==> flow/design.v <==
`default_nettype none
module as2650(
	input clk,
	input rst,
	input [7:0] bus_in,
	output [7:0] bus_out,
	output le_lo,
	output le_hi,
	output OEb,
	output WEb,
	output bus_dir,
	output IOC,
	output IOD,
	input [6:0] irqs,
	output flag,
	input sense,
	output reg [7:0] ext_io_addr,
	output reg io_bus_cyc,
	output reg io_bus_we,
	output reg [7:0] io_bus_out,
	input [7:0] io_bus_in,
	output [7:0] debug_psl,
	output [7:0] debug_psu,
	output [32:0] la_data_out,
	input wb_hidden_rom_enable,
	output reg cpu_hidden_rom_enable,
	output WE_ram
);
reg trap;
reg [7:0] irqs_latch;
wire [2:0] irq_num = irqs_latch[7] ? 3'h7 : (irqs_latch[6] ? 3'h6 : (irqs_latch[5] ? 3'h5 : (irqs_latch[4] ? 3'h4 : (irqs_latch[3] ? 3'h3 : (irqs_latch[2] ? 3'h2 : (irqs_latch[1] ? 3'h1 : 3'h0))))));
reg [7:0] regs [7:0];
reg [7:0] psu;
assign debug_psu = psu;
assign flag = psu[6];
reg [7:0] psl;
assign debug_psl = psl;
reg [15:0] stack [15:0];
wire [15:0] TOS = stack[psu[3:0] - 1];
reg [12:0] PC;
reg [2:0] page_reg; 
reg [11:0] ivectors_base;
reg [15:0] last_addr;
reg [3:0] cycle;
reg [7:0] insin;
reg [15:0] instruction_args_latch;
reg extend;
reg [1:0] warmup;
reg halted;
wire reset = rst || warmup;
reg indirect_cyc;
reg [1:0] indexed_cyc;
reg [15:0] indirect_target;
reg relative_cyc;
wire [7:0] instruction = cycle == FETCH ? bus_in : insin;
localparam FETCH = 0;
localparam PARAM1 = 1;
localparam PARAM2 = 2;
localparam DATA1 = 3;
localparam IO1 = 4;
localparam IO2 = 5;
localparam INVALID = 6;
localparam HALT = 7;
localparam EXT_IO1 = 8;
localparam EXT_IO2 = 9;
localparam EXT_IO3 = 10;
localparam EXT_IO4 = 11;
localparam INTERRUPT_ACTION1 = 12;
wire [7:0] reg_plus_1 = instr_reg_v + 1;
wire [7:0] reg_minus_1 = instr_reg_v - 1;
wire [1:0] index_control = extend ? 2'b11 : indexed_cyc;
wire [7:0] index = instr_reg_v;
wire is_data_fetch_cycle = relative_cyc || indirect_cyc || cycle == DATA1 || is_interrupt_cycle;
wire is_interrupt_cycle = cycle == INTERRUPT_ACTION1;
wire is_instr_fetch_cycle = (cycle == FETCH || cycle == PARAM1 || cycle == PARAM2) && !is_data_fetch_cycle;
wire le_lo_act = (is_instr_fetch_cycle || is_data_fetch_cycle) && (requested_addr[7:0] != last_addr[7:0] && requested_addr[15:8] == last_addr[15:8]) && !IO_cyc;
assign le_lo = le_lo_act && !reset;
wire le_hi_act = (is_instr_fetch_cycle || is_data_fetch_cycle) && (requested_addr[15:8] != last_addr[15:8]) && !IO_cyc;
assign le_hi = le_hi_act && !reset;
wire [15:0] requested_addr = (cycle == DATA1
								? (indirect_cyc || extend ? instruction_args_latch : {page_reg, instruction_args_latch[12:0]})
								: (is_instr_fetch_cycle ? {page_reg, PC} : (indirect_cyc || relative_cyc ? indirect_target : 0))
									+ (!is_instr_fetch_cycle && cycle == PARAM2 ? 1 : 0))
								+ (indexed_data1 ? index : 0);
wire write_cyc = cycle == DATA1 && is_store || (cycle == PARAM1 && relative_cyc && is_store);
assign OEb = !(((is_instr_fetch_cycle || is_data_fetch_cycle) && last_addr == requested_addr) || (IO_cyc && is_IO_READ)) || reset || write_cyc;
assign WE_ram = write_cyc && !reset && (last_addr == requested_addr);
assign WEb = !(write_cyc || (is_IO_WRITE && cycle == IO1)) || reset || (last_addr != requested_addr && !IO_cyc);
assign bus_out = is_IO_WRITE && IO_cyc ? instr_reg_v : (le_lo_act ? requested_addr[7:0] : (le_hi_act ? requested_addr[15:8] : alu_instr_reg));
assign bus_dir = !(!WEb || le_lo_act || le_hi_act || (is_IO_WRITE && IO_cyc)) || reset;
wire IO_cyc = cycle == IO1 || cycle == IO2;
assign IOC = IO_cyc && !insin[6];
assign IOD = IO_cyc && insin[6];
wire is_RETURN = (instruction[7:2] == 6'b000101 || instruction[7:2] == 6'b001101) && !extend;
wire is_DAR = instruction[7:2] == 6'b100101 && !extend;
wire is_CLR = instruction[7:2] == 6'h31 && !extend;
wire is_EXT = instruction == 8'hB7 && !extend;
wire is_HALT = instruction == 8'h40 && !extend;
wire is_NOP = instruction == 8'hC0 && !extend;
wire is_XCHG = instruction == 8'h91 && !extend;
wire is_MUL = instruction == 8'h90 && !extend;
wire is_ZBR = (instruction == 8'h9B || instruction == 8'hBB) && !extend;
wire is_BXA = (instruction == 8'h9F || instruction == 8'hBF) && !extend;
wire is_LPS = instruction[7:1] == 7'h49 && !extend;
wire is_SPS = instruction[7:1] == 7'h09 && !extend;
wire is_BRANCH = instruction[4:3] == 2'b11;
wire needs_param = (instruction[3:2] == 2'b01 || instruction[3:2] == 2'b10) && !is_RETURN && !is_DAR && !is_CLR && !is_EXT && !extend;
wire needs_2_param = instruction[3:2] == 2'b11 || (extend && instruction[3:2] == 2'b10);
wire is_indexed = ((instruction[3:2] == 2'b11 && instruction_args_latch[14:13] != 2'b00) && !is_BRANCH && !indirect_cyc && !extend) || (extend && (instruction[7:2] == 6'h03 || instruction[7:2] == 6'h33));
wire is_indirect_pre = (instruction[3:2] == 2'b10 || instruction[3:2] == 2'b11) && !indirect_cyc && !extend;
wire is_indirect_p1 = bus_in[7] && is_indirect_pre;
wire is_indirect_p2 = instruction_args_latch[15] && is_indirect_pre;
wire is_store = (instruction[7:4] == 4'hC && !is_NOP && !extend) || (instruction[7:3] == 5'h19 && extend);
wire is_COM = instruction[7:4] == 4'hE && !extend;
wire is_ALU_op = !instruction[4] && !is_store && !is_HALT && !is_COM && (!extend || instruction[3] == 1);
wire is_immediate = instruction[3:2] == 2'b01;
wire is_zero_reg = instruction[3:2] == 2'b00;
wire is_add_sub = instruction[7:5] == 3'h4 || instruction[7:5] == 3'h5;
wire is_relative = instruction[3:2] == 2'b10;
wire is_PUSH = instruction == 8'h10 && !extend;
wire is_POP = instruction == 8'h11 && !extend;
wire is_TPS = instruction[7:1] == 7'h5A && !extend;
wire is_CPS = instruction[7:1] == 7'h3A && !extend;
wire is_PPS = instruction[7:1] == 7'h3B && !extend;
wire is_RRR = instruction[7:2] == 6'h14 && !extend;
wire is_RRL = instruction[7:2] == 6'h34 && !extend;
wire is_TMI = instruction[7:2] == 6'h3D && !extend;
wire is_IO_READ = (instruction[7:2] == 6'h0C || instruction[7:2] == 6'h1C) && !extend;
wire is_IO_WRITE = (instruction[7:2] == 6'h2C || instruction[7:2] == 6'h3C) && !extend;
wire is_CPL = instruction[7:2] == 6'h38 && extend;
wire is_PSHS = instruction == 8'h10 && extend;
wire is_POPS = instruction == 8'h11 && extend;
wire is_SVB = instruction == 8'h12 && extend;
wire is_CHRP = instruction == 8'h13 && extend;
wire is_EXT_IO = (instruction[7:2] == 6'h15 || instruction[7:2] == 6'h35) && !extend;
wire is_TRAP = instruction == 8'h90 && extend;
wire is_CLRT = instruction == 8'h91 && extend;
wire is_LIR = instruction == 8'h92 && extend;
wire is_SIR = instruction == 8'h93 && extend;
wire [2:0] instr_reg_a = {psl[4], instruction[1:0]};
wire [7:0] instr_reg_v = regs[instr_reg_a];
wire [12:0] relative_eff_address_pre = PC + 1 + {bus_in[6], bus_in[6], bus_in[6], bus_in[6], bus_in[6], bus_in[6], bus_in[6:0]};
wire [15:0] relative_eff_address = {page_reg, relative_eff_address_pre};
wire is_CC_BRANCH = instruction[7:4] == 4'h1 || instruction[7:4] == 4'h3 || instruction[7:4] == 4'h9 || instruction[7:4] == 4'hB;
wire is_REG_BRANCH = !is_CC_BRANCH;
wire is_BRANCH_SUB = instruction[7:4] != 4'hF && instruction[5:4] == 2'b11;
wire [7:0] branch_compare_reg = instruction[7:4] == 4'hD ? reg_plus_1 : (instruction[7:4] == 4'hF ? reg_minus_1 : instr_reg_v);
wire should_branch = (is_CC_BRANCH && instruction[7] && psl[7:6] != instruction[1:0]) || (is_CC_BRANCH && !instruction[7] && instruction[1:0] == 2'b11) || (is_CC_BRANCH && !instruction[7] && psl[7:6] == instruction[1:0] || (is_REG_BRANCH && branch_compare_reg != 8'h00)) || is_ZBR || is_BXA;
wire [15:0] zbr_target = {(bus_in[6] ? 10'b0000000111 : 10'h000), bus_in[5:0]};
wire [2:0] r0_a = {psl[4], 2'b00};
wire [2:0] r1_a = {psl[4], 2'b01};
wire [2:0] r2_a = {psl[4], 2'b10};
wire [2:0] r3_a = {psl[4], 2'b11};
assign la_data_out = {halted, regs[r3_a], regs[r2_a], regs[r1_a], regs[r0_a]};
wire [15:0] mul_res = regs[r0_a] * regs[r1_a];
wire [7:0] rrr = psl[3] ? {psl[0], instr_reg_v[7:1]} : {instr_reg_v[0], instr_reg_v[7:1]};
wire [7:0] rrl = psl[3] ? {instr_reg_v[6:0], psl[0]} : {instr_reg_v[6:0], instr_reg_v[7]};
wire indexed_data1 = indexed_cyc && cycle == DATA1;
wire [7:0] alu_instr_reg = indexed_data1 ? regs[r0_a] : instr_reg_v;
wire [7:0] alu_input1 = is_zero_reg ? regs[r0_a] : alu_instr_reg;
wire [7:0] alu_input2 = is_zero_reg ? instr_reg_v : bus_in;
wire [2:0] alu_op = instruction[7:5];
reg [8:0] alu_next;
always @(*) begin
	case(alu_op)
		1: alu_next = {psl[0], alu_input1 ^ alu_input2};
		2: alu_next = {psl[0], alu_input1 & alu_input2};
		3: alu_next = {psl[0], alu_input1 | alu_input2};
		4: alu_next = {1'b0, alu_input1} + {1'b0, alu_input2} + {8'h00, (psl[3] && psl[0])};
		5: alu_next = {1'b0, alu_input1} + {1'b0, ~alu_input2} + {8'h00, (!psl[3] || psl[0])};
		default: alu_next = {psl[0], alu_input2};
	endcase
end
wire next_idc = alu_next[4] != alu_input1[4] ^ (instruction[7:5] == 5 ? ~alu_input2[4] : alu_input2[4]);
wire next_ovf = alu_input1[7] == alu_input2[7] && alu_next[7] != alu_input1[7];
always @(posedge clk) begin
	if(rst || (warmup != 0)) begin
		psl <= 8'h00;
		psu <= 8'h20;  
		cycle <= 4'h0;
		last_addr <= 16'hAAAA;
		insin <= 8'h00;
		instruction_args_latch <= 16'h0000;
		PC <= 13'h0000;
		extend <= 1'b0;
		warmup <= rst ? 2'b11 : warmup - 1;
		halted <= 1'b0;
		indirect_cyc <= 1'b0;
		indirect_target <= 16'h0000;
		relative_cyc <= 1'b0;
		regs[0] <= 8'h00;
		regs[1] <= 8'h00;
		regs[2] <= 8'h00;
		regs[3] <= 8'h00;
		regs[4] <= 8'h00;
		regs[5] <= 8'h00;
		regs[6] <= 8'h00;
		regs[7] <= 8'h00;
		indexed_cyc <= 2'b00;
		page_reg <= 3'b000;
		ivectors_base <= 12'h000;
		chirp_ptr <= 3'b000;
		ext_io_addr <= 8'h00;
		io_bus_cyc <= 1'b0;
		io_bus_we <= 1'b0;
		io_bus_out <= 8'h00;
		trap <= 1'b0;
		cpu_hidden_rom_enable <= wb_hidden_rom_enable;
	end else begin
		psu[7] <= sense;
		if(psl[4]) regs[3'b000] <= regs[3'b100];
		else regs[3'b100] <= regs[3'b000];
		if(le_lo_act) last_addr[7:0] <= requested_addr[7:0];
		if(le_hi_act) last_addr[15:8] <= requested_addr[15:8];
		if(cycle == FETCH) begin
			indirect_cyc <= 1'b0;
			relative_cyc <= 1'b0;
			indexed_cyc <= 2'b00;
			instruction_args_latch <= 16'h0000;
			if(last_addr == requested_addr) begin
				PC <= PC + 1;
				insin <= bus_in;
				if(is_LIR) begin
					instruction_args_latch <= {regs[r3_a], regs[r2_a]};
					cycle <= DATA1;
					extend <= 1'b0;
					insin <= 8'h0C;
				end else if(is_SIR) begin
					instruction_args_latch <= {regs[r3_a], regs[r2_a]};
					cycle <= DATA1;
					extend <= 1'b0;
					insin <= 8'hCC;
				end else if(needs_param || needs_2_param) begin
					if(is_BRANCH && !should_branch) begin
						PC <= PC + (needs_2_param ? 3 : 2);
						cycle <= FETCH;
						if(is_REG_BRANCH) regs[instr_reg_a] <= branch_compare_reg;
					end else cycle <= PARAM1;
				end else begin
					if(is_HALT) halted <= 1'b1;
					extend <= is_EXT;
					if(is_CPL) begin
						regs[instr_reg_a] <= ~instr_reg_v;
					end
					if(is_TRAP) begin
						trap <= 1'b1;
					end
					if(is_CLRT) begin
						trap <= 1'b0;
					end
					if(is_XCHG) begin
						regs[r0_a] <= regs[r1_a];
						regs[r1_a] <= regs[r0_a];
					end
					if(is_PUSH) begin
						stack[psu[3:0]] <= {regs[r1_a], regs[r0_a]};
						psu[3:0] <= psu[3:0] + 1;
					end
					if(is_POP) begin
						regs[r0_a] <= TOS[7:0];
						regs[r1_a] <= TOS[15:8];
						psu[3:0] <= psu[3:0] - 1;
					end
					if(is_PSHS) begin
						stack[psu[3:0]] <= {psu, psl};
						psu[3:0] <= psu[3:0] + 1;
					end
					if(is_POPS) begin
						psl <= TOS[7:0];
						psu <= {TOS[15:12], psu[3:0] - 4'b0001};
					end
					if(is_SVB) begin
						ivectors_base <= {regs[r1_a], regs[r0_a][7:4]};
					end
					if(is_CHRP) begin
						regs[r0_a] <= {1'b0, chirpchar};
						chirp_ptr <= chirp_ptr + 1;
						psl[7:6] <= 2'b01;
					end
					if(is_CLR) begin
						regs[instr_reg_a] <= 8'h00;
					end
					if(is_RETURN) begin
						if(instruction[1:0] == 2'b11 || instruction[1:0] == psl[7:6]) begin
							PC <= TOS[12:0];
							page_reg <= TOS[15:13];
							psu[3:0] <= psu[3:0] - 1;
							if(instruction[5]) psu[5] <= 1'b0;
						end
					end
					if(is_MUL) begin
						regs[r0_a] <= mul_res[7:0];
						regs[r1_a] <= mul_res[15:8];
						psl[7:6] <= mul_res > 32767 ? 'b10 : (mul_res != 0 ? 'b01 : 'b00);
					end
					if(is_COM && is_zero_reg) begin
						perform_compare(regs[r0_a], regs[instr_reg_a]);
					end else if(is_ALU_op && is_zero_reg) begin
						perform_alu_op(r0_a);
					end else if(is_store && !is_NOP && is_zero_reg) begin
						regs[instr_reg_a] <= regs[r0_a];
						set_cc_for(regs[r0_a]);
					end 
					if(is_DAR) begin
						regs[instr_reg_a] <= {regs[instr_reg_a][7:4] + (psl[0] ? 4'h0 : 4'hA), regs[instr_reg_a][3:0] + (psl[5] ? 4'h0 : 4'hA)};
					end 
					if(is_RRR) begin
						if(psl[3]) begin
							psl[0] <= instr_reg_v[0];
							psl[5] <= instr_reg_v[6];
						end
						set_cc_for(rrr);
						regs[instr_reg_a] <= rrr;
					end 
					if(is_RRL) begin
						if(psl[3]) begin
							psl[0] <= instr_reg_v[7];
							psl[5] <= instr_reg_v[4];
						end
						set_cc_for(rrl);
						regs[instr_reg_a] <= rrl;
					end
					if(is_LPS) begin
						if(instruction[0]) psl <= regs[r0_a];
						else psu <= regs[r0_a];
					end
					if(is_SPS) begin
						if(instruction[0]) begin
							regs[r0_a] <= psl;
							set_cc_for(psl);
						end else begin
							regs[r0_a] <= psu;
							set_cc_for(psu);
						end
					end
					cycle <= is_HALT ? HALT : (is_IO_READ || is_IO_WRITE ? IO1 : FETCH);
				end
			end
		end
		if(cycle == PARAM1) begin
			if(last_addr == requested_addr) begin
				if(is_instr_fetch_cycle) PC <= PC + 1;
				if(is_immediate || relative_cyc) begin
					if(is_store) begin
					end else if(is_ALU_op) begin
						perform_alu_op(instr_reg_a);
					end else begin
						if(is_TPS) begin
							if(((instruction[0] ? psl : psu) & bus_in) == bus_in) psl[7:6] <= 2'b00;
							else psl[7:6] <= 2'b01;
						end
						if(is_CPS) begin
							if(instruction[0]) psl <= psl & ~bus_in;
							else psu <= psu & ~bus_in;
						end
						if(is_PPS) begin
							if(instruction[0]) psl <= psl | bus_in;
							else psu <= psu | bus_in;
						end
						if(is_EXT_IO) begin
							ext_io_addr <= bus_in;
						end
						if(is_COM) begin
							perform_compare(alu_instr_reg, bus_in);
						end
						if(is_TMI) begin
							if((instr_reg_v & bus_in) == instr_reg_v) psl[7:6] <= 2'b00;
							else psl[7:6] <= 2'b01;
						end
					end
					cycle <= is_EXT_IO ? EXT_IO1 : FETCH;
					extend <= 1'b0;
					relative_cyc <= 1'b0;
				end else if(needs_2_param || indirect_cyc) begin
					cycle <= PARAM2;
				end else if(is_relative && is_indirect_p1) begin
					indirect_target <= is_ZBR ? zbr_target : relative_eff_address;
					indirect_cyc <= 1'b1;
				end else if(is_relative && !is_indirect_p1) begin
					if(is_BRANCH) begin
						if(is_ZBR) perform_branch(zbr_target);
						else perform_branch(relative_eff_address);
						extend <= 1'b0;
						cycle <= FETCH;
					end else begin
						relative_cyc <= 1'b1;
						indirect_target <= relative_eff_address;
					end
				end
				instruction_args_latch[15:8] <= bus_in;
			end
		end
		if(cycle == PARAM2) begin
			if(last_addr == requested_addr) begin
				if(is_instr_fetch_cycle) PC <= PC + 1;
				if(!indirect_cyc && instruction_args_latch[14:13] != 2'b00 && !is_BRANCH) begin
					indexed_cyc <= is_indexed ? instruction_args_latch[14:13] : 2'b00;
					regs[instr_reg_a] <= !is_indexed || instruction_args_latch[14:13] == 2'b11 || extend ? regs[instr_reg_a] : (instruction_args_latch[14:13] == 2'b01 ? reg_plus_1 : reg_minus_1);
				end
				if(is_indirect_p2 && !indirect_cyc) begin
					indirect_cyc <= 1'b1;
					indirect_target <= is_BRANCH ? {page_reg[2], instruction_args_latch[14:8], bus_in} : {page_reg, instruction_args_latch[12:8], bus_in};
					cycle <= PARAM1;
				end else if(is_BRANCH) begin
					if(instruction == 8'h1F) begin
						cpu_hidden_rom_enable <= 1'b0;
					end
					perform_branch((indirect_cyc || extend ? {instruction_args_latch[15:8], bus_in} : {page_reg[2], instruction_args_latch[14:8], bus_in}) + (is_BXA ? {8'h00, regs[r3_a]} : 16'h0000));
					cycle <= FETCH;
					extend <= 1'b0;
				end else cycle <= DATA1;
				instruction_args_latch[7:0] <= bus_in;
			end
		end
		if(cycle == DATA1) begin
			if(last_addr == requested_addr) begin
				indirect_cyc <= 1'b0;
				indexed_cyc <= 2'b00;
				instruction_args_latch <= 16'h0000;
				if(is_store) begin
				end else if(is_COM) begin
					perform_compare(alu_instr_reg, bus_in);
				end else if(is_ALU_op) begin
					perform_alu_op(indexed_data1 ? r0_a : instr_reg_a);
				end
				cycle <= FETCH;
				extend <= 1'b0;
			end
		end
		if(cycle == IO1) begin
			cycle <= IO2;
		end
		if(cycle == IO2) begin
			if(is_IO_READ) begin
				regs[instr_reg_a] <= bus_in;
				psl[7:6] <= bus_in > 127 ? 2'b10 : (bus_in == 0 ? 2'b00 : 2'b01);
			end
			cycle <= FETCH;
		end
		if(cycle == EXT_IO1) begin
			io_bus_cyc <= 1'b0;
			io_bus_out <= instr_reg_v;
			io_bus_we <= instruction[7];
			cycle <= EXT_IO2;
		end
		if(cycle == EXT_IO2) begin
			io_bus_cyc <= 1'b1;
			cycle <= EXT_IO3;
		end
		if(cycle == EXT_IO3) begin
			cycle <= EXT_IO4;
		end
		if(cycle == EXT_IO4) begin
			io_bus_cyc <= 1'b0;
			if(!instruction[7]) begin
				regs[instr_reg_a] <= io_bus_in;
				set_cc_for(io_bus_in);
			end
			io_bus_we <= 1'b0;
			cycle <= FETCH;
		end
		if(cycle == INTERRUPT_ACTION1) begin
			insin <= 8'h3F;
			indirect_cyc <= 1'b1;
			indirect_target <= {ivectors_base, irq_num, 1'b0};
			psu[5] <= 1'b1;
			cycle <= PARAM1;
		end
		if(cycle == HALT || (cycle == FETCH && last_addr != requested_addr)) begin
			if(irqs != 0 && !psu[5]) begin
				irqs_latch <= {irqs[6], irqs[5], irqs[4], trap, irqs[3], irqs[2], irqs[1], irqs[0]};
				cycle <= INTERRUPT_ACTION1;
			end
		end
	end
end
task set_cc_for(input [7:0] val);
	begin
		psl[7:6] <= val > 127 ? 'b10 : (val != 0 ? 'b01 : 'b00);
	end
endtask
task perform_alu_op(input [2:0] targ_reg);
	begin
		regs[targ_reg] <= alu_next[7:0];
		psl[0] <= alu_next[8];
		set_cc_for(alu_next[7:0]);
		if(is_add_sub) begin
			psl[5] <= next_idc;
			psl[2] <= next_ovf;
		end
	end
endtask
task perform_compare(input [7:0] in1, input [7:0] in2);
	begin
		if(in1 == in2) psl[7:6] <= 2'b00;
		else if(psl[1] || in1[7] == in2[7]) begin
			if(in1 > in2) psl[7:6] <= 2'b01;
			else if(in1 < in2) psl[7:6] <= 2'b10;
		end else psl[7:6] <= in1[7] ? 2'b10 : 2'b01;
	end
endtask
task perform_branch(input [15:0] target);
	begin
			if(is_BRANCH_SUB) begin
				stack[psu[3:0]] <= {page_reg, indirect_cyc || is_interrupt_cycle ? PC : PC + 13'h0001};
				psu[3:0] <= psu[3:0] + 1;
			end
			PC <= target[12:0];
			page_reg <= target[15:13];
			if(is_REG_BRANCH) regs[instr_reg_a] <= branch_compare_reg;
	end
endtask
reg [2:0] chirp_ptr;
reg [6:0] chirpchar;
always @(*) begin
	case(chirp_ptr)
		0: chirpchar = 7'h43;
		1: chirpchar = 7'h68;
		2: chirpchar = 7'h69;
		3: chirpchar = 7'h72;
		4: chirpchar = 7'h70;
		5: chirpchar = 7'h21;
		6: chirpchar = 13;
		7: chirpchar = 10;
	endcase
end
endmodule
# Reports on as2650
# Tool output for the design above before and after an edit, in the order of the flow.
# "orig" refers to lines of the RTL above, "edited" to lines of the edited file.
# "diff" is "edited" less "orig", of the values as shown; "rel_change_pct" is that difference over "orig", in percent.
# Operators: Yosys type, input widths -> output width; for muxes data width and select width s.
# Cell names lack the library's common part.
# Not given: --
[setup] top="as2650" clock="clk" library="sky130hd" pvt_corner="tt_025C_1v80"

# The edit
# The edit as a unified diff against the file above.
# This change comes from a script, not from a designer. The edited design behaves differently; no optimisation was intended.
# begin of diff
@@ -168,5 +168,4 @@
 		3: alu_next = {psl[0], alu_input1 | alu_input2};
 		4: alu_next = {1'b0, alu_input1} + {1'b0, alu_input2} + {8'h00, (psl[3] && psl[0])};
-		5: alu_next = {1'b0, alu_input1} + {1'b0, ~alu_input2} + {8'h00, (!psl[3] || psl[0])};
 		default: alu_next = {psl[0], alu_input2};
 	endcase
# end of diff

# Elaborated design
# Counts by Yosys on the flattened word-level netlist (proc, flatten, opt, wreduce; memories kept). Print and check cells are left out.
# Yosys's memory passes give these memory sizes; they may raise the number of words (mostly to a power of two), join words into wider ones and drop unused or constant bits.
[bits] item="out_inout_bits" orig=85 edited=85 diff=0 rel_change_pct=0.00
[bits] item="n_memories" orig=3 edited=3 diff=0 rel_change_pct=0.00
[bits] item="latch_bits" orig=0 edited=0 diff=0
[bits] item="wordCells" orig=1352 edited=1347 diff=-5 rel_change_pct=-0.37
[bits] item="regBits" orig=143 edited=143 diff=0 rel_change_pct=0.00
[bits] item="ramBits" orig=320 edited=320 diff=0 rel_change_pct=0.00
[bits] item="inputBits" orig=27 edited=27 diff=0 rel_change_pct=0.00
[bits] item="mem_bits_ro" orig=56 edited=56 diff=0 rel_change_pct=0.00
[classes] item="n_shift" orig=0 edited=0 diff=0
[classes] item="div_mod_pow" orig=0 edited=0 diff=0
[classes] item="compare" orig=13 edited=13 diff=0 rel_change_pct=0.00
[classes] item="n_mul" orig=1 edited=1 diff=0 rel_change_pct=0.00
[classes] item="reduce_and_logical" orig=216 edited=214 diff=-2 rel_change_pct=-0.93
[classes] item="eq_ne" orig=89 edited=89 diff=0 rel_change_pct=0.00
[classes] item="addsub" orig=20 edited=18 diff=-2 rel_change_pct=-10.00
[classes] item="n_logic" orig=45 edited=44 diff=-1 rel_change_pct=-2.22
[classes] item="n_mux" orig=928 edited=928 diff=0 rel_change_pct=0.00
[op_table] cell="$logic_or 1x1->1" orig=54 edited=53 diff=-1 rel_change_pct=-1.85
[op_table] cell="$logic_not 1->1" orig=28 edited=27 diff=-1 rel_change_pct=-3.57
[op_table] cell="$not 8->8" orig=3 edited=2 diff=-1 rel_change_pct=-33.33
[op_table] cell="$add 8x8->9" orig=2 edited=1 diff=-1 rel_change_pct=-50.00
[op_table] cell="$add 9x1->9" orig=2 edited=1 diff=-1 rel_change_pct=-50.00
[op_table] cell="$pmux 9 s5" orig=1 edited=0 diff=-1 rel_change_pct=-100.00
[op_table] cell="$pmux 9 s4" orig=0 edited=1 diff=1
[op_table] cell="$mux 1" orig=431 edited=431 diff=0 rel_change_pct=0.00
[op_table] cell="$mux 8" orig=221 edited=221 diff=0 rel_change_pct=0.00
[op_table] cell="$logic_and 1x1->1" orig=97 edited=97 diff=0 rel_change_pct=0.00
[op_table] cell="$mux 2" orig=90 edited=90 diff=0 rel_change_pct=0.00
[op_table] cell="$mux 16" orig=59 edited=59 diff=0 rel_change_pct=0.00
[op_table] cell="$mux 4" orig=57 edited=57 diff=0 rel_change_pct=0.00
[op_table] cell="$mux 3" orig=42 edited=42 diff=0 rel_change_pct=0.00
[op_table] cell="$or 1x1->1" orig=25 edited=25 diff=0 rel_change_pct=0.00
[op_table] cell="$mux 13" orig=23 edited=23 diff=0 rel_change_pct=0.00
[op_table] cell="$eq 4x4->1 const B" orig=11 edited=11 diff=0 rel_change_pct=0.00
[op_table] cell="$eq 8x8->1 const B" orig=10 edited=10 diff=0 rel_change_pct=0.00
[op_table] cell="$reduce_bool 2->1" orig=10 edited=10 diff=0 rel_change_pct=0.00
[op_table] cell="$eq 6x6->1 const B" orig=9 edited=9 diff=0 rel_change_pct=0.00
[op_table] cell="$gt 8x7->1 const B" orig=8 edited=8 diff=0 rel_change_pct=0.00
[op_table] cell="$reduce_bool 8->1" orig=8 edited=8 diff=0 rel_change_pct=0.00
[op_table] cell="$not 1->1" orig=7 edited=7 diff=0 rel_change_pct=0.00
[op_table] cell="$eq 2x2->1 const B" orig=6 edited=6 diff=0 rel_change_pct=0.00
[op_table] cell="$and 8x8->8" orig=5 edited=5 diff=0 rel_change_pct=0.00
[op_table] cell="$eq 8x5->1 const B" orig=5 edited=5 diff=0 rel_change_pct=0.00
[op_table] cell="$eq 8x8->1" orig=5 edited=5 diff=0 rel_change_pct=0.00
[op_table] cell="$reduce_and 6->1" orig=5 edited=5 diff=0 rel_change_pct=0.00
# The list need not be complete.

# Longest topological paths
# Yosys ltp: most cells in a row. Word level: on the elaborated netlist, between registers, memories and ports. Mapped: between sequential cells and ports; inverters and the memories' decode and read muxes count.
[logic_depth] item="depth_word" orig=54 edited=54 diff=0 rel_change_pct=0.00
[logic_depth] item="abc_area" orig="0" edited="0"
[logic_depth] item="ltp_mapped" orig=32 edited=33 diff=1 rel_change_pct=3.12
[logic_depth] item="depth_no_buf" orig=27 edited=28 diff=1 rel_change_pct=3.70

# After synthesis
# Yosys stat after the flow's synthesis: flattened, memories mapped to cells. It holds for the ABC_AREA given above (unset counts as 0); a run with the other value may have another netlist.
[types] cell="nor2_1" orig=421 edited=456 diff=35 rel_change_pct=8.31
[types] cell="mux2i_1" orig=109 edited=83 diff=-26 rel_change_pct=-23.85
[types] cell="o211ai_1" orig=67 edited=41 diff=-26 rel_change_pct=-38.81
[types] cell="o21ai_0" orig=205 edited=228 diff=23 rel_change_pct=11.22
[types] cell="inv_1" orig=173 edited=158 diff=-15 rel_change_pct=-8.67
[types] cell="a31oi_1" orig=47 edited=34 diff=-13 rel_change_pct=-27.66
[types] cell="nor2b_1" orig=20 edited=33 diff=13 rel_change_pct=65.00
[types] cell="clkbuf_1" orig=194 edited=206 diff=12 rel_change_pct=6.19
[types] cell="a21oi_1" orig=299 edited=309 diff=10 rel_change_pct=3.34
[types] cell="a22oi_1" orig=29 edited=39 diff=10 rel_change_pct=34.48
[types] cell="o21ai_1" orig=18 edited=8 diff=-10 rel_change_pct=-55.56
[types] cell="a211o_1" orig=17 edited=7 diff=-10 rel_change_pct=-58.82
[types] cell="nand2b_1" orig=17 edited=27 diff=10 rel_change_pct=58.82
[types] cell="a211oi_1" orig=62 edited=71 diff=9 rel_change_pct=14.52
[types] cell="o31ai_1" orig=23 edited=14 diff=-9 rel_change_pct=-39.13
[types] cell="a32oi_1" orig=18 edited=9 diff=-9 rel_change_pct=-50.00
[types] cell="xnor2_1" orig=89 edited=97 diff=8 rel_change_pct=8.99
[types] cell="and4_1" orig=4 edited=12 diff=8 rel_change_pct=200.00
# The list need not be complete.
[mapped] item="seqArea_um2" orig=12852.3 edited=12852.3 diff=0.0 rel_change_pct=0.00
[mapped] item="mapped_area_um2" orig=34144.0 edited=33440.8 diff=-703.2 rel_change_pct=-2.06
[mapped] item="stdcells" orig=3778 edited=3728 diff=-50 rel_change_pct=-1.32
[mapped] item="flip_flops" orig=477 edited=477 diff=0 rel_change_pct=0.00
[mapped] item="buf_cells" orig=242 edited=251 diff=9 rel_change_pct=3.72

# Timing after synthesis
# Source: OpenSTA report_checks on the synthesized netlist (no wires, ideal clock, input and output delay 20% of the period each), path of least setup slack; recovery checks are left aside. Register names are those of the netlist, which keeps one name where synthesis merged equal registers.
[synth_path] item="kind" orig="input to output" edited="input to output"
[synth_path] item="startpoint" orig="input bus_in[0]" edited="input bus_in[1]"
[synth_path] item="endpoint" orig="output bus_out[5]" edited="output bus_out[2]"
[synth_path] item="arrival_time_ns" orig=8.417 edited=8.658 diff=0.241 rel_change_pct=2.86
[synth_path] item="delay_ns" orig=5.217 edited=5.458 diff=0.241 rel_change_pct=4.62
[synth_path] item="tclk_ns" orig=16.0 edited=16.0 diff=0.0 rel_change_pct=0.00
[synth_path] item="path_slack_ns" orig=4.383 edited=4.142 diff=-0.241
[synth_path] item="t_required_ns" orig=12.800 edited=12.800 diff=0.000 rel_change_pct=0.00
[synth_path] item="launch_ns" orig=3.200 edited=3.200 diff=0.000 rel_change_pct=0.00
[synth_path] item="stages" orig=23 edited=26 diff=3 rel_change_pct=13.04
[synth_path] item="output_delay_ns" orig=3.200 edited=3.200 diff=0.000 rel_change_pct=0.00
[synth_path] item="in_delay_ns" orig=3.200 edited=3.200 diff=0.000 rel_change_pct=0.00
[synth_path] item="path_buffers" orig=5 edited=6 diff=1 rel_change_pct=20.00
[synth_path] item="period_less_setup_slack_ns" orig=11.617 edited=11.858 diff=0.241 rel_change_pct=2.07
# "delay_ns" is the arrival time less input delay plus setup time.
# At an output port there is no setup time.
# "stages" counts driving pins, that of a launching flip-flop among them; a cell with two outputs on the path counts twice.
# "period_less_setup_slack_ns" is the clock period less the worst setup slack; recovery checks do not enter. This is arithmetic on one report: input and output delays are still those of the set period (20% each).
# Between the ends stands the longest chain of elaborated cells between them, by number of cells; it is not shown to be the way that was timed. Of several equally long chains one is given.
# Each line given opens the expression or statement behind the cell; cells for indexed reads and writes are added by Yosys, which also makes memories of some case tables.
# The chain passes a memory read, where the word-level depth is cut; so it can be longer than that depth.
[synth_between_orig] cell_sequence="mux2_2 > mux4_2 > mux2i_1 > clkbuf_1 > buf_1 > nor2_1 > ha_1 > o21ai_0 > o21a_1 > o31ai_1 > o31ai_1 > nor3_1 > xnor3_1 > and3b_1 > and4_1 > buf_2 > buf_1 > nor2_1 > buf_2 > nand2_1 > o211ai_1 > o211ai_1 > o21ai_0" elab_chain_len=10 cells_between=16 lines_between=8 cone_classes="1 x add/sub; 3 x eq/ne; 6 x mux; 5 x reduce/logical; 1 x memory"
[synth_lines_orig] item="start, declared" line=5 text="input [7:0] bus_in,"
[synth_lines_orig] item="$mux 8" line=55 text="wire [7:0] instruction = cycle == FETCH ? bus_in : insin;"
[synth_lines_orig] item="$mem_v2 8x8" line=32 text="reg [7:0] regs [7:0];"
[synth_lines_orig] item="$mux 8" line=84 text="+ (indexed_data1 ? index : 0);"
[synth_lines_orig] item="$add 16x8->16" line=80 text="wire [15:0] requested_addr = (cycle == DATA1"
[synth_lines_orig] item="$ne 8x8->1" line=78 text="wire le_hi_act = (is_instr_fetch_cycle || is_data_fetch_cycle) && (requested_addr[15:8] != last_addr[15:8]) && ..."
[synth_lines_orig] item="$logic_and 1x1->1 (2 in a row)" line=78
[synth_lines_orig] item="$mux 8 (3 in a row)" line=89 text="assign bus_out = is_IO_WRITE && IO_cyc ? instr_reg_v : (le_lo_act ? requested_addr[7:0] : (le_hi_act ? request ..."
[synth_lines_orig] item="end, declared" line=6 text="output [7:0] bus_out,"
[synth_between_edited] cell_sequence="mux2_2 > clkbuf_1 > mux4_2 > mux2_2 > clkbuf_1 > inv_1 > clkbuf_1 > nor2_1 > ha_1 > inv_1 > o21a_1 > o21ai_0 > a21oi_1 > a21o_1 > nor4_1 > xor3_1 > or2_1 > buf_2 > nor2_1 > or2_2 > clkbuf_1 > clkbuf_1 > nor2_1 > nor2_1 > nor3_1 > a21oi_1" elab_chain_len=10 cells_between=16 lines_between=8 cone_classes="1 x add/sub; 3 x eq/ne; 6 x mux; 5 x reduce/logical; 1 x memory"
[synth_lines_edited] item="start, declared" line=5 text="input [7:0] bus_in,"
[synth_lines_edited] item="$mux 8" line=55 text="wire [7:0] instruction = cycle == FETCH ? bus_in : insin;"
[synth_lines_edited] item="$mem_v2 8x8" line=32 text="reg [7:0] regs [7:0];"
[synth_lines_edited] item="$mux 8" line=84 text="+ (indexed_data1 ? index : 0);"
[synth_lines_edited] item="$add 16x8->16" line=80 text="wire [15:0] requested_addr = (cycle == DATA1"
[synth_lines_edited] item="$ne 8x8->1" line=78 text="wire le_hi_act = (is_instr_fetch_cycle || is_data_fetch_cycle) && (requested_addr[15:8] != last_addr[15:8]) && ..."
[synth_lines_edited] item="$logic_and 1x1->1 (2 in a row)" line=78
[synth_lines_edited] item="$mux 8 (3 in a row)" line=89 text="assign bus_out = is_IO_WRITE && IO_cyc ? instr_reg_v : (le_lo_act ? requested_addr[7:0] : (le_hi_act ? request ..."
[synth_lines_edited] item="end, declared" line=6 text="output [7:0] bus_out,"

# Timing after layout
# From the final timing report of the runs of pair A: the path of least setup slack in the routed layout; clock arrival at registers is part of the times.
[layout_path] item="kind" orig="input to output" edited="input to output"
[layout_path] item="startpoint" orig="input bus_in[1]" edited="input bus_in[1]"
[layout_path] item="endpoint" orig="output bus_out[3]" edited="output bus_out[3]"
[layout_path] item="t_required_ns" orig=12.80 edited=12.80 diff=0.00 rel_change_pct=0.00
[layout_path] item="in_delay_ns" orig=3.20 edited=3.20 diff=0.00 rel_change_pct=0.00
[layout_path] item="output_delay_ns" orig=3.20 edited=3.20 diff=0.00 rel_change_pct=0.00
[layout_path] item="arrival_time_ns" orig=11.18 edited=10.64 diff=-0.54 rel_change_pct=-4.83
[layout_path] item="launch_ns" orig=3.20 edited=3.20 diff=0.00 rel_change_pct=0.00
[layout_path] item="tclk_ns" orig=16.0 edited=16.0 diff=0.0 rel_change_pct=0.00
[layout_path] item="stages" orig=22 edited=23 diff=1 rel_change_pct=4.55
[layout_path] item="path_buffers" orig=4 edited=3 diff=-1 rel_change_pct=-25.00
[layout_path] item="path_slack_ns" orig=1.62 edited=2.16 diff=0.54
# Between the ends stands the longest chain of elaborated cells between them, by number of cells; it is not shown to be the way that was timed. Of several equally long chains one is given.
# The chain passes a memory read, where the word-level depth is cut; so it can be longer than that depth.
[layout_between_orig] cell_sequence="clkdlybuf4s50_1 > mux2_2 > mux2_2 > mux2i_1 > buf_4 > clkinv_1 > buf_4 > nor2_1 > ha_1 > o21ai_0 > o21a_1 > o31ai_1 > a311oi_1 > o31ai_1 > xor2_1 > o211a_1 > nand4_1 > or3_1 > o211ai_1 > o211ai_1 > o21ai_0 > clkdlybuf4s50_1" elab_chain_len=10 cells_between=16 lines_between=8 cone_classes="1 x add/sub; 3 x eq/ne; 6 x mux; 5 x reduce/logical; 1 x memory"
[layout_lines_orig] item="start, declared" line=5 text="input [7:0] bus_in,"
[layout_lines_orig] item="$mux 8" line=55 text="wire [7:0] instruction = cycle == FETCH ? bus_in : insin;"
[layout_lines_orig] item="$mem_v2 8x8" line=32 text="reg [7:0] regs [7:0];"
[layout_lines_orig] item="$mux 8" line=84 text="+ (indexed_data1 ? index : 0);"
[layout_lines_orig] item="$add 16x8->16" line=80 text="wire [15:0] requested_addr = (cycle == DATA1"
[layout_lines_orig] item="$ne 8x8->1" line=78 text="wire le_hi_act = (is_instr_fetch_cycle || is_data_fetch_cycle) && (requested_addr[15:8] != last_addr[15:8]) && ..."
[layout_lines_orig] item="$logic_and 1x1->1 (2 in a row)" line=78
[layout_lines_orig] item="$mux 8 (3 in a row)" line=89 text="assign bus_out = is_IO_WRITE && IO_cyc ? instr_reg_v : (le_lo_act ? requested_addr[7:0] : (le_hi_act ? request ..."
[layout_lines_orig] item="end, declared" line=6 text="output [7:0] bus_out,"
[layout_between_edited] cell_sequence="clkdlybuf4s50_1 > mux2_2 > nor2_1 > a222oi_1 > and2_1 > buf_4 > inv_2 > nor2_1 > ha_1 > o21ai_0 > o21ai_0 > a21oi_1 > a21o_1 > nor4_1 > xor3_1 > or2_1 > nor2_1 > nor2_1 > nand2_1 > o21ai_0 > a21boi_0 > mux2i_1 > clkdlybuf4s50_1" elab_chain_len=10 cells_between=16 lines_between=8 cone_classes="1 x add/sub; 3 x eq/ne; 6 x mux; 5 x reduce/logical; 1 x memory"
[layout_lines_edited] item="start, declared" line=5 text="input [7:0] bus_in,"
[layout_lines_edited] item="$mux 8" line=55 text="wire [7:0] instruction = cycle == FETCH ? bus_in : insin;"
[layout_lines_edited] item="$mem_v2 8x8" line=32 text="reg [7:0] regs [7:0];"
[layout_lines_edited] item="$mux 8" line=84 text="+ (indexed_data1 ? index : 0);"
[layout_lines_edited] item="$add 16x8->16" line=80 text="wire [15:0] requested_addr = (cycle == DATA1"
[layout_lines_edited] item="$ne 8x8->1" line=78 text="wire le_hi_act = (is_instr_fetch_cycle || is_data_fetch_cycle) && (requested_addr[15:8] != last_addr[15:8]) && ..."
[layout_lines_edited] item="$logic_and 1x1->1 (2 in a row)" line=78
[layout_lines_edited] item="$mux 8 (3 in a row)" line=89 text="assign bus_out = is_IO_WRITE && IO_cyc ? instr_reg_v : (le_lo_act ? requested_addr[7:0] : (le_hi_act ? request ..."
[layout_lines_edited] item="end, declared" line=6 text="output [7:0] bus_out,"

# Flow runs
# Both versions went through the flow (Yosys, OpenROAD) with the same settings in each pair. Constraints: input delay and output delay 20% of the set period each, output load 0.01 pF.
[settings_pair_A] CORE_UTILIZATION=40 period_ns=16.0 CAP_MARGIN=20 CORE_MARGIN=2 SLEW_MARGIN=20
[results_pair_A] item="power_w" orig=0.002903 edited=0.002941 diff=0.000038 rel_change_pct=1.31
[results_pair_A] item="design.die.area_um2" orig=87713.7 edited=85931.1 diff=-1782.6 rel_change_pct=-2.03
[results_pair_A] item="timing.hold.ws_ns" orig=0.459 edited=0.455 diff=-0.004
[results_pair_A] item="yosys.chip_area_um2" orig=34144.0 edited=33440.8 diff=-703.2 rel_change_pct=-2.06
[results_pair_A] item="ws_setup_ns" orig=1.619 edited=2.161 diff=0.542
[results_pair_A] item="layout_stdcell_area_um2" orig=38863.5 edited=37980.2 diff=-883.3 rel_change_pct=-2.27
[results_pair_A] item="setupTns_ns" orig=0.000 edited=0.000 diff=0.000
[results_pair_A] item="layout_utilization_pct" orig=45.8 edited=45.7 diff=-0.1
[settings_pair_B] CELL_PAD_IN_SITES_GLOBAL_PLACEMENT=2 CORE_ASPECT_RATIO=1.58 CORE_MARGIN=10 CORE_UTILIZATION=44 GPL_ROUTABILITY_DRIVEN=0 GPL_TIMING_DRIVEN=1 PLACE_DENSITY_LB_ADDON=0.22 SETUP_SLACK_MARGIN=3.63 period_ns=14.7 CAP_MARGIN=20 SLEW_MARGIN=20
[results_pair_B] item="power_w" orig=0.003103 edited=0.00314 diff=0.000037 rel_change_pct=1.19
[results_pair_B] item="design.die.area_um2" orig=89435.0 edited=87718.0 diff=-1717.0 rel_change_pct=-1.92
[results_pair_B] item="timing.hold.ws_ns" orig=0.459 edited=0.461 diff=0.002
[results_pair_B] item="yosys.chip_area_um2" orig=34144.0 edited=33440.8 diff=-703.2 rel_change_pct=-2.06
[results_pair_B] item="ws_setup_ns" orig=3.676 edited=3.680 diff=0.004
[results_pair_B] item="layout_stdcell_area_um2" orig=39252.6 edited=38256.7 diff=-995.9 rel_change_pct=-2.54
[results_pair_B] item="setupTns_ns" orig=0.000 edited=0.000 diff=0.000
[results_pair_B] item="layout_utilization_pct" orig=51.0 edited=50.6 diff=-0.4
# By "power_w" is meant OpenSTA's value without simulated activity: inputs other than the clock are taken to toggle once in ten clock periods, and the tool carries that through the logic.
